==> flow/design.v <==
module rsmul (
    r_r, 
    r_i, 
    s_r, 
    mul_r, 
    mul_i
);
    input signed [5:0] r_r, r_i;
    input [1:0] s_r;
    output signed [8:0] mul_r, mul_i;
    wire signed [2:0] s;
    assign s = {1'b0, s_r};
    assign mul_r = s * r_r;
    assign mul_i = s * r_i;
endmodule
module ml_demodulator(
    i_clk,
    i_reset,
    i_trig,
    i_y_hat,
    i_r,
    i_rd_rdy,
    o_rd_vld,
    o_llr,
    o_hard_bit
);
input i_clk;
input i_reset;
input i_trig;
input [159:0] i_y_hat;
input [319:0] i_r;
input i_rd_rdy;
output o_rd_vld;
output [7:0] o_llr;
output o_hard_bit;
localparam IDLE = 0;
localparam R44_S = 4'd1;
localparam R33_S = 4'd2;
localparam R34_S = 4'd3;
localparam R22_S = 4'd4;
localparam BUF = 3'd1;
localparam CAL_AB = 3'd2;
localparam OUT = 3'd3;
localparam CAL_CD = 3'd4;
localparam CAL_EF = 3'd5;
localparam CAL_GH = 3'd6;
localparam COMPARE = 3'd7;
integer i, j, k, m, n, p, q;
wire       gclk1, gclk2, gclk3; 
wire [1:0] SQRT   = 2'b1_1;  
wire [39:0] r34, r23, r24, r12, r13, r14;
wire [19:0] r44, r33, r22, r11;
wire [39:0] y4, y3, y2, y1;
reg [9:0] r34_r_r, r24_r_r, r14_r_r, r23_r_r, r13_r_r, r12_r_r, r34_i_r, r24_i_r, r14_i_r, r23_i_r, r13_i_r, r12_i_r;
wire [9:0] r34_r_w, r24_r_w, r14_r_w, r23_r_w, r13_r_w, r12_r_w, r34_i_w, r24_i_w, r14_i_w, r23_i_w, r13_i_w, r12_i_w;
reg [9:0] r44_r_r, r33_r_r, r22_r_r, r11_r_r;
wire [9:0] r44_r_w, r33_r_w, r22_r_w, r11_r_w;
reg [7:0] y1_r_r, y2_r_r, y3_r_r, y4_r_r, y1_i_r, y2_i_r, y3_i_r, y4_i_r;
reg [7:0] y1_r_w, y2_r_w, y3_r_w, y4_r_w, y1_i_w, y2_i_w, y3_i_w, y4_i_w;
wire [8:0] rsmul_o_r, rsmul_o_i;
reg [5:0] rsmul_i_r_r, rsmul_i_r_i;
reg [1:0] rsmul_i_s_r;
reg [3:0] rs_state_r, rs_state_w;
reg [1:0] rs_count_r, rs_count_w;
reg [2:0] state_r, state_w;
reg [1:0] count_r, count_w;
reg [12:0] L_tmp_r[0:3];
reg [12:0] L_tmp_w[0:3];
reg [1:0] j2_path_r[0:3];
reg [1:0] j2_path_w[0:3];
reg [1:0] j1_path_r[0:3];
reg [1:0] j1_path_w[0:3];
reg [9:0] y_tmp_r, y_tmp_i;
reg [9:0] rs1r, rs1i, rs2r, rs2i, rs3r, rs3i, rs4r, rs4i;
reg [9:0] rs_other_r, rs_other_i;
reg signed [11:0] a, b;
reg signed [11:0] c, d;
reg signed [11:0] e[0:3];
reg signed [11:0] f[0:3];
reg signed [11:0] g[0:3];
reg signed [11:0] h[0:3];
reg [11:0] cal_tmp_r, cal_tmp_i;
reg [12:0] L_tmp1;
reg [12:0] L_tmp2;
reg [12:0] L_tmp3[0:3];
reg [12:0] L_tmp4[0:3];
reg [1:0] j3_r, j3_w, j4_r, j4_w, j2_r, j2_w, j1_r, j1_w;
reg [12:0] L_min1_r[0:3];
reg [12:0] L_min1_w[0:3];
reg [12:0] min_r;
reg [12:0] min_w;
reg [12:0] min_tmp[0:6];
reg [1:0] trace_r[0:3];
reg [1:0] trace_w[0:3];
reg [1:0] trace_tmp[0:2];
reg [143:0] output_buf_r, output_buf_w;
reg [7:0] buf_count_r, buf_count_w;
reg [7:0] buf_out_r, buf_out_w;
reg       gclk_detect_w, gclk_detect_r;
assign {r44, r34, r24, r14, r33, r23, r13, r22, r12, r11} = i_r;
assign {y4, y3, y2, y1} = i_y_hat;
assign r34_i_w = (i_trig) ? r34[39:30] : r34_i_r;
assign r34_r_w = (i_trig) ? r34[19:10] : r34_r_r;
assign r24_i_w = (i_trig) ? r24[39:30] : r24_i_r;
assign r24_r_w = (i_trig) ? r24[19:10] : r24_r_r;
assign r14_i_w = (i_trig) ? r14[39:30] : r14_i_r;
assign r14_r_w = (i_trig) ? r14[19:10] : r14_r_r;
assign r23_i_w = (i_trig) ? r23[39:32] : r23_i_r;
assign r23_r_w = (i_trig) ? r23[19:10] : r23_r_r;
assign r13_i_w = (i_trig) ? r13[39:30] : r13_i_r;
assign r13_r_w = (i_trig) ? r13[19:10] : r13_r_r;
assign r12_i_w = (i_trig) ? r12[39:30] : r12_i_r;
assign r12_r_w = (i_trig) ? r12[19:10] : r12_r_r;
assign r44_r_w = (i_trig) ? r44[19:10] : r44_r_r;
assign r33_r_w = (i_trig) ? r33[19:10] : r33_r_r;
assign r22_r_w = (i_trig) ? r22[19:10] : r22_r_r;
assign r11_r_w = (i_trig) ? r11[19:10] : r11_r_r;
assign o_llr = {o_hard_bit, 6'b0, 1'b1};
assign o_hard_bit = output_buf_r[buf_out_r];
assign o_rd_vld = i_rd_rdy & (buf_count_r != buf_out_r);
rsmul rsmul0(.r_r(rsmul_i_r_r), .r_i(rsmul_i_r_i), 
            .s_r(rsmul_i_s_r),  
            .mul_r(rsmul_o_r), .mul_i(rsmul_o_i));
always @(*) begin
    rs_state_w = rs_state_r;
    rs_count_w = rs_count_r;
    y4_i_w = y4_i_r;
    y4_r_w = y4_r_r;
    y3_i_w = y3_i_r;
    y3_r_w = y3_r_r;
    y2_i_w = y2_i_r;
    y2_r_w = y2_r_r;
    y1_i_w = y1_i_r;
    y1_r_w = y1_r_r;
    gclk_detect_w = 0;
    case (rs_state_r)
        IDLE: begin
            rsmul_i_r_i = 0;
            rsmul_i_r_r = 0;
            rsmul_i_s_r = 0;
            if (i_trig) begin
                rs_state_w = R44_S;
                y4_i_w = y4[38:33];
                y4_r_w = y4[18:13];
                y3_i_w = y3[38:33];
                y3_r_w = y3[18:13];
                y2_i_w = y2[38:33];
                y2_r_w = y2[18:13];
                y1_i_w = y1[38:33];
                y1_r_w = y1[18:13];
                gclk_detect_w = 1;
            end
            else rs_state_w = IDLE;
        end
        R44_S: begin
            gclk_detect_w = 1;
            rsmul_i_r_r = y4_r_r;
            rsmul_i_r_i = y4_i_r;
            rsmul_i_s_r = SQRT;
            y4_r_w = rsmul_o_r[7:0];
            y4_i_w = rsmul_o_i[7:0];
            rs_state_w = R33_S;
        end
        R33_S: begin
            gclk_detect_w = 1;
            rsmul_i_r_r = y3_r_r;
            rsmul_i_r_i = y3_i_r;
            rsmul_i_s_r = SQRT;
            y3_r_w = rsmul_o_r[7:0];
            y3_i_w = rsmul_o_i[7:0];
            rs_state_w = R34_S;
        end
        R34_S: begin
            gclk_detect_w = 1;
            rsmul_i_r_r = y2_r_r;
            rsmul_i_r_i = y2_i_r;
            rsmul_i_s_r = SQRT;
            y2_r_w = rsmul_o_r[7:0];
            y2_i_w = rsmul_o_i[7:0];
            rs_state_w = R22_S;
        end
        R22_S: begin
            gclk_detect_w = 1;
            rsmul_i_r_r = y1_r_r;
            rsmul_i_r_i = y1_i_r;
            rsmul_i_s_r = SQRT;
            y1_r_w = rsmul_o_r[7:0];
            y1_i_w = rsmul_o_i[7:0];
            rs_state_w = IDLE;
        end
        default: begin
            rs_state_w = rs_state_r;
            rs_count_w = rs_count_r;
            rsmul_i_r_i = 0;
            rsmul_i_r_r = 0;
            rsmul_i_s_r = 0;
        end
    endcase
end
always @(*) begin
    state_w = state_r;
    count_w = count_r;
    for (j = 0; j < 4; j = j + 1) begin
        L_tmp_w[j] = L_tmp_r[j];
        L_min1_w[j] = L_min1_r[j];
        trace_w[j] = trace_r[j];
        j2_path_w[j] = j2_path_r[j];
        j1_path_w[j] = j1_path_r[j];
    end
    j1_w = j1_r;
    j2_w = j2_r;
    j3_w = j3_r;
    j4_w = j4_r;
    min_w = min_r;
    output_buf_w = output_buf_r;
    buf_count_w = buf_count_r;
    rs4i = 0;
    y_tmp_r = 0;
    y_tmp_i = 0;
    rs_other_r = 0;
    rs_other_i = 0;
    rs4r = 0;
    case (state_r)
        IDLE: begin
            if (i_trig) begin
                state_w = BUF;
                count_w = 0;
            end
            else begin
                state_w = IDLE;
            end
        end
        BUF: begin
            if (count_r < 1) begin
                count_w = count_r + 1;
            end
            else begin
                count_w = 0;
                state_w = CAL_AB;
                j1_w = 0;
                j2_w = 0;
                j3_w = 0;
                j4_w = 0;
            end
        end
        CAL_AB: begin
            state_w = CAL_CD;
            y_tmp_r = {y4_r_r, 2'b0};
            y_tmp_i = {y4_i_r, 2'b0};
            rs4r = (r44_r_r ^ {{10{j4_r[0]}}, 1'b1});
            rs4i = (r44_r_r ^ {{10{j4_r[1]}}, 1'b1});
            rs_other_r = 0;
            rs_other_i = 0;
            a = $signed(y_tmp_r) - $signed(rs4r);
            b = $signed(y_tmp_i) - $signed(rs4i);
            if (a < 0) a = ~a;  
            if (b < 0) b = ~b;  
            L_tmp1 = a + b;
            L_tmp_w[0] = L_tmp1; 
            L_tmp_w[1] = L_tmp1; 
            L_tmp_w[2] = L_tmp1; 
            L_tmp_w[3] = L_tmp1; 
        end
        CAL_CD: begin
            state_w = CAL_EF;
            y_tmp_r = {y3_r_r, 2'b0};
            y_tmp_i = {y3_i_r, 2'b0};
            rs4r = (r34_r_r ^ {11{j4_r[0]}}) + (r34_i_r ^ {11{~j4_r[1]}});
            rs4i = (r34_r_r ^ {11{j4_r[1]}}) + (r34_i_r ^ {11{j4_r[0]}});
            cal_tmp_r = $signed(y_tmp_r) - $signed(rs4r);
            cal_tmp_i = $signed(y_tmp_i) - $signed(rs4i);
            for (m = 0; m < 4; m = m + 1) begin
                rs3r = r33_r_r ^ {11{m[0]}};
                rs3i = r33_r_r ^ {11{m[1]}};
                c = $signed(cal_tmp_r) - $signed(rs3r);
                d = $signed(cal_tmp_i) - $signed(rs3i);
                rs2r = 0;
                rs2i = 0;
                if (c < 0) c = ~c;  
                if (d < 0) d = ~d;  
                L_tmp2 = c + d;
                L_tmp_w[m] = L_tmp_r[m] + L_tmp2; 
            end
        end
        CAL_EF: begin
            j2_w = j2_r + 1;
            y_tmp_r = {y2_r_r, 2'b10};
            y_tmp_i = {y2_i_r, 2'b10};
            rs2r = r22_r_r ^ {11{j2_r[0]}};
            rs2i = r22_r_r ^ {11{j2_r[1]}};
            rs4r = (r24_r_r ^ {11{j4_r[0]}}) + (r24_i_r ^ {11{~j4_r[1]}});
            rs4i = (r24_r_r ^ {11{j4_r[1]}}) + (r24_i_r ^ {11{j4_r[0]}});
            cal_tmp_r = $signed(y_tmp_r) - $signed(rs4r) - $signed(rs2r);
            cal_tmp_i = $signed(y_tmp_i) - $signed(rs4i) - $signed(rs2i);
            for (m = 0; m < 4; m = m + 1) begin  
                rs3r = {r23_r_r ^ {{9{m[0]}}, 2'b0}} + {r23_i_r[7:0] ^ {9{~m[1]}}, 2'b00} ;
                rs3i = {r23_r_r[9:1] ^ {10{m[1]}}, 1'b0} + {r23_i_r[7:1] ^ {8{m[0]}}, 3'b0};
                e[m] = $signed(cal_tmp_r) - $signed(rs3r);
                f[m] = $signed(cal_tmp_i) - $signed(rs3i);
                if (e[m] < 0) e[m] = ~e[m];  
                if (f[m] < 0) f[m] = ~f[m];  
                L_tmp3[m] = e[m] + f[m];
                if (L_tmp3[m] <= L_min1_r[m] || j2_r == 2'b0) begin
                    L_min1_w[m] = L_tmp3[m];
                    j2_path_w[m] = j2_r;
                end
            end
            if (j2_r == 2'b11) begin
                state_w = CAL_GH;
            end
        end
        CAL_GH: begin
            if (count_r == 0 && j1_r == 0) begin
                L_tmp_w[0] = L_tmp_r[0] + L_min1_r[0];
                L_tmp_w[1] = L_tmp_r[1] + L_min1_r[1];
                L_tmp_w[2] = L_tmp_r[2] + L_min1_r[2];
                L_tmp_w[3] = L_tmp_r[3] + L_min1_r[3];
            end
            y_tmp_r = {y1_r_r, 2'b0};
            y_tmp_i = {y1_i_r, 2'b0};
            rs1r = r11_r_r ^ {11{j1_r[0]}};
            rs1i = r11_r_r ^ {11{j1_r[1]}};
            rs4r = (r14_r_r ^ {11{j4_r[0]}}) + (r14_i_r ^ {11{~j4_r[1]}});
            rs4i = (r14_r_r ^ {11{j4_r[1]}}) + (r14_i_r ^ {11{j4_r[0]}});
            cal_tmp_r = $signed(y_tmp_r) - $signed(rs4r) - $signed(rs1r);
            cal_tmp_i = $signed(y_tmp_i) - $signed(rs4i) - $signed(rs1i);
            if (count_r == 0) begin
                count_w = count_r + 1;
                for (m = 0; m < 2; m = m + 1) begin  
                    rs3r = (r13_r_r ^ {11{m[0]}}) + (r13_i_r ^ {11{~m[1]}});
                    rs3i = (r13_r_r ^ {11{m[1]}}) + (r13_i_r ^ {11{m[0]}});
                    rs2r = (r12_r_r ^ {11{j2_path_r[m][0]}}) + (r12_i_r ^ {11{~j2_path_r[m][1]}});
                    rs2i = (r12_r_r ^ {11{j2_path_r[m][1]}}) + (r12_i_r ^ {11{j2_path_r[m][0]}});
                    g[m] = $signed(cal_tmp_r) - $signed(rs2r) - $signed(rs3r);
                    h[m] = $signed(cal_tmp_i) - $signed(rs2i) - $signed(rs3i);
                    if (g[m] < 0) g[m] = ~g[m];  
                    if (h[m] < 0) h[m] = ~h[m];  
                    L_tmp4[m] = g[m] + h[m];
                    if (L_tmp4[m] <= L_min1_r[m] || j1_r == 2'b0) begin
                        L_min1_w[m] = L_tmp4[m];
                        j1_path_w[m] = j1_r;
                    end
                end
            end
            else begin
                count_w = 0;
                j1_w = j1_r + 1;
                for (m = 2; m < 4; m = m + 1) begin  
                    rs3r = (r13_r_r ^ {11{m[0]}}) + (r13_i_r ^ {11{~m[1]}});
                    rs3i = (r13_r_r ^ {11{m[1]}}) + (r13_i_r ^ {11{m[0]}});
                    rs2r = (r12_r_r ^ {11{j2_path_r[m][0]}}) + (r12_i_r ^ {11{~j2_path_r[m][1]}});
                    rs2i = (r12_r_r ^ {11{j2_path_r[m][1]}}) + (r12_i_r ^ {11{j2_path_r[m][0]}});
                    g[m] = $signed(cal_tmp_r) - $signed(rs2r) - $signed(rs3r);
                    h[m] = $signed(cal_tmp_i) - $signed(rs2i) - $signed(rs3i);
                    if (g[m] < 0) g[m] = ~g[m];  
                    if (h[m] < 0) h[m] = ~h[m];  
                    L_tmp4[m] = g[m] + h[m];
                    if (L_tmp4[m] <= L_min1_r[m] || j1_r == 2'b0) begin
                        L_min1_w[m] = L_tmp4[m];
                        j1_path_w[m] = j1_r;
                    end
                end
            end
            if (j1_r == 2'b11 && count_r[0] == 1'b1) begin
                state_w = COMPARE;
            end
        end
        COMPARE: begin
            j4_w = j4_r + 1;
            min_tmp[0] = L_tmp_r[0] + L_min1_r[0];
            min_tmp[1] = L_tmp_r[1] + L_min1_r[1];
            min_tmp[2] = L_tmp_r[2] + L_min1_r[2];
            min_tmp[3] = L_tmp_r[3] + L_min1_r[3];
            if (min_tmp[0] > min_tmp[1]) begin
                min_tmp[4] = min_tmp[1];
                trace_tmp[0] = 1;
            end
            else begin
                min_tmp[4] = min_tmp[0];
                trace_tmp[0] = 0;
            end
            if (min_tmp[2] > min_tmp[3]) begin
                min_tmp[5] = min_tmp[3];
                trace_tmp[1] = 3;
            end
            else begin
                min_tmp[5] = min_tmp[2];
                trace_tmp[1] = 2;
            end
            if (min_tmp[4] > min_tmp[5]) begin
                min_tmp[6] = min_tmp[5];
                trace_tmp[2] = trace_tmp[1];
            end
            else begin
                min_tmp[6] = min_tmp[4];
                trace_tmp[2] = trace_tmp[0];
            end
            if ((min_tmp[6] < min_r) || j4_r == 2'b0) begin
                min_w = min_tmp[6];
                trace_w[0] = j1_path_w[trace_tmp[2]];
                trace_w[1] = j2_path_r[trace_tmp[2]];
                trace_w[2] = trace_tmp[2];
                trace_w[3] = j4_r;
            end
            if (j4_r == 2'b11) begin
                state_w = OUT;
            end
            else begin
                state_w = CAL_AB;
            end
        end
        OUT: begin
            output_buf_w[buf_count_r] = trace_r[0][0];
            output_buf_w[buf_count_r + 1] = trace_r[0][1];
            output_buf_w[buf_count_r + 2] = trace_r[1][0];
            output_buf_w[buf_count_r + 3] = trace_r[1][1];
            output_buf_w[buf_count_r + 4] = trace_r[2][0];
            output_buf_w[buf_count_r + 5] = trace_r[2][1];
            output_buf_w[buf_count_r + 6] = trace_r[3][0];
            output_buf_w[buf_count_r + 7] = trace_r[3][1];
            if (buf_count_r != 8'd136) buf_count_w = buf_count_r + 8;
            else buf_count_w = 0;
            state_w = IDLE;
        end
        default: state_w = IDLE;
    endcase
end
always @(*) begin
    buf_out_w = buf_out_r;
    if (i_rd_rdy) begin
        if (o_rd_vld) begin
            if (buf_out_r == 8'd143) buf_out_w = 8'd0;
            else buf_out_w = buf_out_r + 1;
        end
    end
end
always @(posedge i_clk or posedge i_reset) begin
    if (i_reset) begin
        for (j = 0; j < 4; j = j + 1) begin
            L_tmp_r[j] <= 0;
            L_min1_r[j] <= 13'b1_1111_1111_1111;
            trace_r[j] <= 0;
            j2_path_r[j] <= 0;
            j1_path_r[j] <= 0;
        end
        r34_i_r <= 0;
        r34_r_r <= 0;
        r24_i_r <= 0;
        r24_r_r <= 0;
        r14_i_r <= 0;
        r14_r_r <= 0;
        r23_i_r <= 0;
        r23_r_r <= 0;
        r13_i_r <= 0;
        r13_r_r <= 0;
        r12_i_r <= 0;
        r12_r_r <= 0;
        r44_r_r <= 0;
        r33_r_r <= 0;
        r22_r_r <= 0;
        r11_r_r <= 0;
        y4_i_r <=  0;
        y4_r_r <=  0;
        y3_i_r <=  0;
        y3_r_r <=  0;
        y2_i_r <=  0;
        y2_r_r <=  0;
        y1_i_r <=  0;
        y1_r_r <=  0;
        rs_state_r <= IDLE;
        rs_count_r <= 0;
        state_r <= IDLE;
        count_r <= 0;
        j1_r <= 0;
        j2_r <= 0;
        j3_r <= 0;
        j4_r <= 0;
        min_r <= 0;
        output_buf_r <= 0;
        buf_count_r <= 0;
        buf_out_r <= 0;
        gclk_detect_r <= 0;
    end
    else begin
        for (j = 0; j < 4; j = j + 1) begin
            L_tmp_r[j] <= L_tmp_w[j];
            L_min1_r[j] <= L_min1_w[j];
            trace_r[j] <= trace_w[j];
            j2_path_r[j] <= j2_path_w[j];
            j1_path_r[j] <= j1_path_w[j];
        end
        r34_i_r <= r34_i_w;
        r34_r_r <= r34_r_w;
        r24_i_r <= r24_i_w;
        r24_r_r <= r24_r_w;
        r14_i_r <= r14_i_w;
        r14_r_r <= r14_r_w;
        r23_i_r <= r23_i_w;
        r23_r_r <= r23_r_w;
        r13_i_r <= r13_i_w;
        r13_r_r <= r13_r_w;
        r12_i_r <= r12_i_w;
        r12_r_r <= r12_r_w;
        r44_r_r <= r44_r_w;
        r33_r_r <= r33_r_w;
        r22_r_r <= r22_r_w;
        r11_r_r <= r11_r_w;
        y4_i_r <=  y4_i_w;
        y4_r_r <=  y4_r_w;
        y3_i_r <=  y3_i_w;
        y3_r_r <=  y3_r_w;
        y2_i_r <=  y2_i_w;
        y2_r_r <=  y2_r_w;
        y1_i_r <=  y1_i_w;
        y1_r_r <=  y1_r_w;
        rs_state_r <= rs_state_w;
        rs_count_r <= rs_count_w;
        state_r <= state_w;
        count_r <= count_w;
        j1_r <= j1_w;
        j2_r <= j2_w;
        j3_r <= j3_w;
        j4_r <= j4_w;
        min_r <= min_w;
        output_buf_r <= output_buf_w;
        buf_count_r <= buf_count_w;
        buf_out_r <= buf_out_w;
        gclk_detect_r <= gclk_detect_w;
    end
end
endmodule
==> Step by step through the tools: ml_demodulator <==
Tool output for the design above, in the order of the flow.
Lines are those of the file above, counted from 1.
{ "setup": {"top_module": "ml_demodulator", "clock": "i_clk", "library": "sky130hd", "pvt_corner": "tt_025C_1v80"} }

==> After elaboration <==
Yosys after proc, flatten, opt, wreduce and memory -nomap, before mapping. Print and check cells are not counted.
{ "bits": {"regBits": 538, "wordCells": 541} }
{ "classes": {"add_sub_neg": 108, "n_mul": 2, "cmp": 35, "equal": 37, "shifts": 17, "muxes": 128, "logic": 102, "reduce_and_logical": 58} }
{ "op_table": {"columns": ["cell", "n"], "rows": [
  ["144-bit AND", 8],
  ["144-bit bitwise OR", 8],
  ["144-bit inverter", 8],
  ["1-bit by 33-bit variable shift with 144-bit output", 7],
  ["1-bit by 33-bit variable shift with 144-bit output (first input constant)", 7],
  ["10-bit XOR", 34],
  ["12-bit 2-to-1 mux", 26],
  ["12-bit by 10-bit subtractor with 12-bit output", 24],
  ["13-bit 2-to-1 mux", 21],
  ["10-bit adder", 26],
  ["12-bit by 1-bit less-than comparator with 1-bit output (second input constant)", 20],
  ["12-bit inverter", 20],
  ["9-bit negator with 33-bit output", 7],
  ["12-bit by 12-bit adder with 13-bit output", 13],
  ["13-bit case mux with 3-bit select", 4],
  ["1-bit by 9-bit variable shift with 144-bit output", 1],
  ["1-bit by 9-bit variable shift with 144-bit output (first input constant)", 1],
  ["144-bit by 8-bit variable part select with 1-bit output", 1],
  ["144-bit 2-to-1 mux", 1],
  ["8-bit case mux with 2-bit select", 8],
  ["13-bit adder", 8],
  ["13-bit less-or-equal comparator", 8],
  ["13-bit case mux with 2-bit select", 4],
  ["11-bit by 10-bit subtractor with 12-bit output", 8],
  ["10-bit by 10-bit subtractor with 11-bit output", 8],
  ["8-bit 2-to-1 mux", 11],
  ["2-bit 2-to-1 mux", 35],
  ["3-bit by 6-bit multiplier with 8-bit output", 2]
]} }
Not listed: further kinds 52, cells in them 158.

==> Longest topological paths <==
Longest topological path by Yosys (ltp), each cell counted once; first at word level (registers and memories cut), then after technology mapping (sequential cells cut; the memories' decode and read muxes count).
{ "logic_depth": {"depth_word": 20, "ABC_AREA": 1, "mapped_depth": 60} }

==> After synthesis <==
Source: synth_stat.txt of the flow (Yosys; design flattened, memories mapped). It holds for the ABC_AREA given above (unset counts as 0); a run with the other value may have another netlist.
{ "mapped": {"cell_count": 9249, "synth_area_um2": 67855.1, "seqArea_um2": 13605.5, "ff_cells": 541} }
{ "by_type": {"columns": ["type", "n", "area_total_um2"], "rows": [
  ["sky130_fd_sc_hd__dfrtp_1", 487, 1.22E+04],
  ["sky130_fd_sc_hd__ha_1", 871, 1.09E+04],
  ["sky130_fd_sc_hd__nand2_1", 1911, 7173.13],
  ["sky130_fd_sc_hd__xor2_1", 681, 5964.47],
  ["sky130_fd_sc_hd__inv_1", 1296, 4.86E+03],
  ["sky130_fd_sc_hd__fa_1", 220, 4.4E+03],
  ["sky130_fd_sc_hd__o21ai_0", 687, 3.44E+03],
  ["sky130_fd_sc_hd__a21oi_1", 684, 3.42E+03],
  ["sky130_fd_sc_hd__xnor2_1", 285, 2.5E+03],
  ["sky130_fd_sc_hd__nand3_1", 448, 2242.15],
  ["sky130_fd_sc_hd__dfstp_2", 54, 1.42E+03],
  ["sky130_fd_sc_hd__nor2_1", 375, 1407.6],
  ["sky130_fd_sc_hd__clkbuf_1", 217, 814.531],
  ["sky130_fd_sc_hd__nand4_1", 112, 700.672],
  ["sky130_fd_sc_hd__nand3b_1", 91, 683.155],
  ["sky130_fd_sc_hd__o22ai_1", 108, 675.648],
  ["sky130_fd_sc_hd__o21bai_1", 68, 510.49],
  ["sky130_fd_sc_hd__a31oi_1", 69, 431.664]
]} }
Not listed: further types 55, cells in them 585.

==> Worst setup path after synthesis <==
OpenSTA on the mapped netlist: ideal clock, no wires. The path of least setup slack (recovery checks aside). Input and output delay are each 20% of the period. Register names are those of the netlist, which keeps one name where synthesis merged equal registers.
{ "synth_path": {"path_type": "register to register", "start": "register j4_r[0]", "end": "register L_min1_r[1][2]", "tclk_ps": 11000, "arrival_ps": 9012, "slack_ps": 1910, "delay_ps": 9089, "driving_pins": 61, "period_less_setup_slack_ps": 9090} }
"delay_ps" is the arrival time less input delay plus setup time.
"driving_pins" counts driving pins, that of a launching flip-flop among them; a cell with two outputs on the path counts twice.
"period_less_setup_slack_ps" is the clock period less the worst setup slack; recovery checks do not enter. This is arithmetic on one report: input and output delays are still those of the set period (20% each).
Between the ends stands the longest chain of elaborated cells between them, by number of cells; it is not shown to be the way that was timed. Of several equally long chains one is given.
A line is the first line of the expression or statement that the cell stems from. Yosys adds cells for indexed reads and writes and turns some case tables into memories.
{ "synth_between": {"cell_sequence": "sky130_fd_sc_hd__dfrtp_1 -> sky130_fd_sc_hd__buf_1 -> sky130_fd_sc_hd__buf_1 -> sky130_fd_sc_hd__xor2_1 -> sky130_fd_sc_hd__ha_1 -> sky130_fd_sc_hd__fa_1 -> sky130_fd_sc_hd__nand3_1 -> sky130_fd_sc_hd__nand2_1 -> sky130_fd_sc_hd__a21oi_1 -> sky130_fd_sc_hd__inv_1 -> sky130_fd_sc_hd__a21oi_1 -> sky130_fd_sc_hd__xor2_1 -> sky130_fd_sc_hd__fa_1 -> sky130_fd_sc_hd__inv_1 -> sky130_fd_sc_hd__ha_1 -> sky130_fd_sc_hd__nand2_1 -> sky130_fd_sc_hd__inv_1 -> sky130_fd_sc_hd__nand2_1 -> [25 not listed] -> sky130_fd_sc_hd__nand2_1 -> sky130_fd_sc_hd__nand2_1 -> sky130_fd_sc_hd__a21oi_1 -> sky130_fd_sc_hd__xor2_1 -> sky130_fd_sc_hd__inv_1 -> sky130_fd_sc_hd__ha_1 -> sky130_fd_sc_hd__a21oi_1 -> sky130_fd_sc_hd__o31ai_1 -> sky130_fd_sc_hd__a21oi_1 -> sky130_fd_sc_hd__nand2_1 -> sky130_fd_sc_hd__nand4_1 -> sky130_fd_sc_hd__nand2_1 -> sky130_fd_sc_hd__inv_1 -> sky130_fd_sc_hd__nand2_1 -> sky130_fd_sc_hd__inv_1 -> sky130_fd_sc_hd__buf_2 -> sky130_fd_sc_hd__o21ai_0 -> sky130_fd_sc_hd__o22ai_1", "elab_chain_len": 14} }
{ "synth_rtl": {"columns": ["item", "line", "text"], "rows": [
  ["start, declared", 87, "reg [1:0] j3_r, j3_w, j4_r, j4_w, j2_r, j2_w, j1_r, j1_w;"],
  ["start, assigned", 477, "j4_r <= 0;"],
  ["start, assigned", 523, "j4_r <= j4_w;"],
  ["10-bit XOR", 323, "rs4r = (r14_r_r ^ {11{j4_r[0]}}) + (r14_i_r ^ {11{~j4_r[1]}});"],
  ["10-bit adder", 323, null],
  ["10-bit by 10-bit subtractor with 11-bit output", 325, "cal_tmp_r = $signed(y_tmp_r) - $signed(rs4r) - $signed(rs1r);"],
  ["11-bit by 10-bit subtractor with 12-bit output", 325, null],
  ["12-bit by 10-bit subtractor with 12-bit output (2 in a row)", 334, "g[m] = $signed(cal_tmp_r) - $signed(rs2r) - $signed(rs3r);"],
  ["12-bit by 1-bit less-than comparator with 1-bit output", 336, "if (g[m] < 0) g[m] = ~g[m];"],
  ["12-bit 2-to-1 mux", 336, null],
  ["12-bit by 12-bit adder with 13-bit output", 338, "L_tmp4[m] = g[m] + h[m];"],
  ["13-bit less-or-equal comparator", 339, "if (L_tmp4[m] <= L_min1_r[m] || j1_r == 2'b0) begin"],
  ["1-bit logical OR", 339, null],
  ["13-bit 2-to-1 mux", 339, null],
  ["13-bit 2-to-1 mux", 327, "if (count_r == 0) begin"],
  ["13-bit case mux with 2-bit select", 223, "case (state_r)"],
  ["end, assigned", 441, "L_min1_r[j] <= 13'b1_1111_1111_1111;"],
  ["end, assigned", 487, "L_min1_r[j] <= L_min1_w[j];"],
  ["end, declared", 88, "reg [12:0] L_min1_r[0:3];"]
]} }

==> Timing after layout <==
Path of least setup slack in the final report of flow run 1 (OpenROAD, finished layout, wires in). Where an end is a register, its clock arrival counts in the times.
The report prints the path's times to 10 ps; the period is as set.
{ "layout_path": {"path_type": "register to register", "start": "register j4_r[0]", "end": "register L_min1_r[3][11]", "tclk_ps": 11000, "arrival_ps": 10750, "slack_ps": 870, "driving_pins": 49} }
Between the ends stands the longest chain of elaborated cells between them, by number of cells; it is not shown to be the way that was timed. Of several equally long chains one is given.
{ "layout_between": {"cell_sequence": "sky130_fd_sc_hd__dfrtp_4 -> sky130_fd_sc_hd__buf_4 -> sky130_fd_sc_hd__xnor2_1 -> sky130_fd_sc_hd__inv_1 -> sky130_fd_sc_hd__ha_1 -> sky130_fd_sc_hd__nand3_1 -> sky130_fd_sc_hd__nand2_1 -> sky130_fd_sc_hd__nand2_1 -> sky130_fd_sc_hd__nand2_1 -> sky130_fd_sc_hd__a21oi_1 -> sky130_fd_sc_hd__xor2_1 -> sky130_fd_sc_hd__fa_1 -> sky130_fd_sc_hd__ha_1 -> sky130_fd_sc_hd__ha_1 -> sky130_fd_sc_hd__nand2_1 -> sky130_fd_sc_hd__o21ai_1 -> sky130_fd_sc_hd__xor2_1 -> sky130_fd_sc_hd__inv_1 -> [13 not listed] -> sky130_fd_sc_hd__a21o_1 -> sky130_fd_sc_hd__a21oi_1 -> sky130_fd_sc_hd__nand2_1 -> sky130_fd_sc_hd__a21oi_1 -> sky130_fd_sc_hd__o21ai_0 -> sky130_fd_sc_hd__xor2_1 -> sky130_fd_sc_hd__inv_1 -> sky130_fd_sc_hd__ha_1 -> sky130_fd_sc_hd__inv_1 -> sky130_fd_sc_hd__nor4_1 -> sky130_fd_sc_hd__inv_1 -> sky130_fd_sc_hd__o31ai_1 -> sky130_fd_sc_hd__buf_4 -> sky130_fd_sc_hd__nand4_1 -> sky130_fd_sc_hd__nand3_1 -> sky130_fd_sc_hd__buf_4 -> sky130_fd_sc_hd__nand2_1 -> sky130_fd_sc_hd__o21ai_0", "elab_chain_len": 14} }
{ "layout_rtl": {"columns": ["item", "line", "text"], "rows": [
  ["start, declared", 87, "reg [1:0] j3_r, j3_w, j4_r, j4_w, j2_r, j2_w, j1_r, j1_w;"],
  ["start, assigned", 477, "j4_r <= 0;"],
  ["start, assigned", 523, "j4_r <= j4_w;"],
  ["10-bit XOR", 323, "rs4r = (r14_r_r ^ {11{j4_r[0]}}) + (r14_i_r ^ {11{~j4_r[1]}});"],
  ["10-bit adder", 323, null],
  ["10-bit by 10-bit subtractor with 11-bit output", 325, "cal_tmp_r = $signed(y_tmp_r) - $signed(rs4r) - $signed(rs1r);"],
  ["11-bit by 10-bit subtractor with 12-bit output", 325, null],
  ["12-bit by 10-bit subtractor with 12-bit output (2 in a row)", 353, "g[m] = $signed(cal_tmp_r) - $signed(rs2r) - $signed(rs3r);"],
  ["12-bit by 1-bit less-than comparator with 1-bit output", 355, "if (g[m] < 0) g[m] = ~g[m];"],
  ["12-bit 2-to-1 mux", 355, null],
  ["12-bit by 12-bit adder with 13-bit output", 357, "L_tmp4[m] = g[m] + h[m];"],
  ["13-bit less-or-equal comparator", 358, "if (L_tmp4[m] <= L_min1_r[m] || j1_r == 2'b0) begin"],
  ["1-bit logical OR", 358, null],
  ["13-bit 2-to-1 mux", 358, null],
  ["13-bit 2-to-1 mux", 327, "if (count_r == 0) begin"],
  ["13-bit case mux with 2-bit select", 223, "case (state_r)"],
  ["end, assigned", 441, "L_min1_r[j] <= 13'b1_1111_1111_1111;"],
  ["end, assigned", 487, "L_min1_r[j] <= L_min1_w[j];"],
  ["end, declared", 88, "reg [12:0] L_min1_r[0:3];"]
]} }

Subject: flow runs of ml_demodulator

Hi,

Design ml_demodulator on sky130hd. What follows are 4 stored runs of the flow, each under its own settings; their order means nothing. The constraints put input and output delay at 20% of the set period each and load the outputs with 0.01 pF.
"achievedPeriod_ps" means the clock period less the worst setup slack. The figure is calculated, with input and output delays left at 20% of the set period.

Flow run 1
==> flow/run.sh <==
#!/bin/bash
# the make line also repeats the synthesis and layout settings of config.mk as NAME=value (left out here)
make -C /OpenROAD-flow-scripts/flow DESIGN_CONFIG=/design/flow/config.mk WORK_HOME=/design/flow/orfs CLKGATE_MAP_FILE= finish
==> flow/config.mk <==
export PLATFORM = sky130hd
export DESIGN_NAME = ml_demodulator
export DESIGN_NICKNAME = ml_demodulator
export VERILOG_FILES = /design/flow/design.v
export SDC_FILE = /design/flow/constraint.sdc
export NUM_CORES = 4
export LEC_CHECK = 0
export ABC_AREA = 1
export CAP_MARGIN = 20
export CORE_MARGIN = 2
export CORE_UTILIZATION = 21
export CTS_CLUSTER_DIAMETER = 150
export PLACE_DENSITY = 0.6
export SLEW_MARGIN = 20
==> flow/constraint.sdc <==
create_clock -name core_clock -period 11.0 [get_ports {i_clk}]
set_input_delay 2.2000 -clock core_clock [delete_from_list [all_inputs] [get_ports {i_clk}]]
set_output_delay 2.2000 -clock core_clock [all_outputs]
set_load 0.01 [all_outputs]

==> results of flow run 1, as JSON <==
{
  "ws_setup_ps": 872,
  "synth_area_um2": 67855.1,
  "post_route_util_pct": 24.1,
  "final_cell_area_um2": 77379.2,
  "achievedPeriod_ps": 10128,
  "final_die_area_um2": 327682.0,
  "holdWs_ps": 467
}

Flow run 2
==> flow/run.sh <==
#!/bin/bash
# the make line also repeats the synthesis and layout settings of config.mk as NAME=value (left out here)
make -C /OpenROAD-flow-scripts/flow DESIGN_CONFIG=/design/flow/config.mk WORK_HOME=/design/flow/orfs CLKGATE_MAP_FILE= finish
==> flow/config.mk <==
export PLATFORM = sky130hd
export DESIGN_NAME = ml_demodulator
export DESIGN_NICKNAME = ml_demodulator
export VERILOG_FILES = /design/flow/design.v
export SDC_FILE = /design/flow/constraint.sdc
export NUM_CORES = 4
export LEC_CHECK = 0
export ABC_AREA = 1
export CAP_MARGIN = 20
export CORE_MARGIN = 7
export CORE_UTILIZATION = 40
export SLEW_MARGIN = 0
==> flow/constraint.sdc <==
create_clock -name core_clock -period 8.51 [get_ports {i_clk}]
set_input_delay 1.7020 -clock core_clock [delete_from_list [all_inputs] [get_ports {i_clk}]]
set_output_delay 1.7020 -clock core_clock [all_outputs]
set_load 0.01 [all_outputs]

==> results of flow run 2, as JSON <==
{
  "ws_setup_ps": -212,
  "synth_area_um2": 67855.1,
  "post_route_util_pct": 52.6,
  "final_cell_area_um2": 88189.6,
  "achievedPeriod_ps": 8722,
  "final_die_area_um2": 181365.0,
  "holdWs_ps": 473
}

Flow run 3
==> flow/run.sh <==
#!/bin/bash
# the make line also repeats the synthesis and layout settings of config.mk as NAME=value (left out here)
make -C /OpenROAD-flow-scripts/flow DESIGN_CONFIG=/design/flow/config.mk WORK_HOME=/design/flow/orfs CLKGATE_MAP_FILE= finish
==> flow/config.mk <==
export PLATFORM = sky130hd
export DESIGN_NAME = ml_demodulator
export DESIGN_NICKNAME = ml_demodulator
export VERILOG_FILES = /design/flow/design.v
export SDC_FILE = /design/flow/constraint.sdc
export NUM_CORES = 4
export LEC_CHECK = 0
export CAP_MARGIN = 20
export CORE_MARGIN = 2
export CORE_UTILIZATION = 44
export PLACE_DENSITY = 0.6
export SLEW_MARGIN = 20
==> flow/constraint.sdc <==
create_clock -name core_clock -period 10.7 [get_ports {i_clk}]
set_input_delay 2.1400 -clock core_clock [delete_from_list [all_inputs] [get_ports {i_clk}]]
set_output_delay 2.1400 -clock core_clock [all_outputs]
set_load 0.01 [all_outputs]

==> results of flow run 3, as JSON <==
{
  "ws_setup_ps": 473,
  "synth_area_um2": 63601.0,
  "post_route_util_pct": 49.6,
  "final_cell_area_um2": 71101.9,
  "achievedPeriod_ps": 10227,
  "final_die_area_um2": 147606.0,
  "holdWs_ps": 476
}

Flow run 4
==> flow/run.sh <==
#!/bin/bash
# the make line also repeats the synthesis and layout settings of config.mk as NAME=value (left out here)
make -C /OpenROAD-flow-scripts/flow DESIGN_CONFIG=/design/flow/config.mk WORK_HOME=/design/flow/orfs CLKGATE_MAP_FILE= finish
==> flow/config.mk <==
export PLATFORM = sky130hd
export DESIGN_NAME = ml_demodulator
export DESIGN_NICKNAME = ml_demodulator
export VERILOG_FILES = /design/flow/design.v
export SDC_FILE = /design/flow/constraint.sdc
export NUM_CORES = 4
export LEC_CHECK = 0
export CAP_MARGIN = 20
export CELL_PAD_IN_SITES_GLOBAL_PLACEMENT = 0
export CORE_MARGIN = 3
export CORE_UTILIZATION = 33
export GPL_ROUTABILITY_DRIVEN = 0
export GPL_TIMING_DRIVEN = 0
export PLACE_DENSITY_LB_ADDON = 0.16
export SETUP_SLACK_MARGIN = 3.4
export SLEW_MARGIN = 20
==> flow/constraint.sdc <==
create_clock -name core_clock -period 16.3 [get_ports {i_clk}]
set_input_delay 3.2600 -clock core_clock [delete_from_list [all_inputs] [get_ports {i_clk}]]
set_output_delay 3.2600 -clock core_clock [all_outputs]
set_load 0.01 [all_outputs]

==> results of flow run 4, as JSON <==
{
  "ws_setup_ps": 4009,
  "synth_area_um2": 63601.0,
  "post_route_util_pct": 37.8,
  "final_cell_area_um2": 72041.6,
  "achievedPeriod_ps": 12291,
  "final_die_area_um2": 198034.0,
  "holdWs_ps": 377
}

Regards
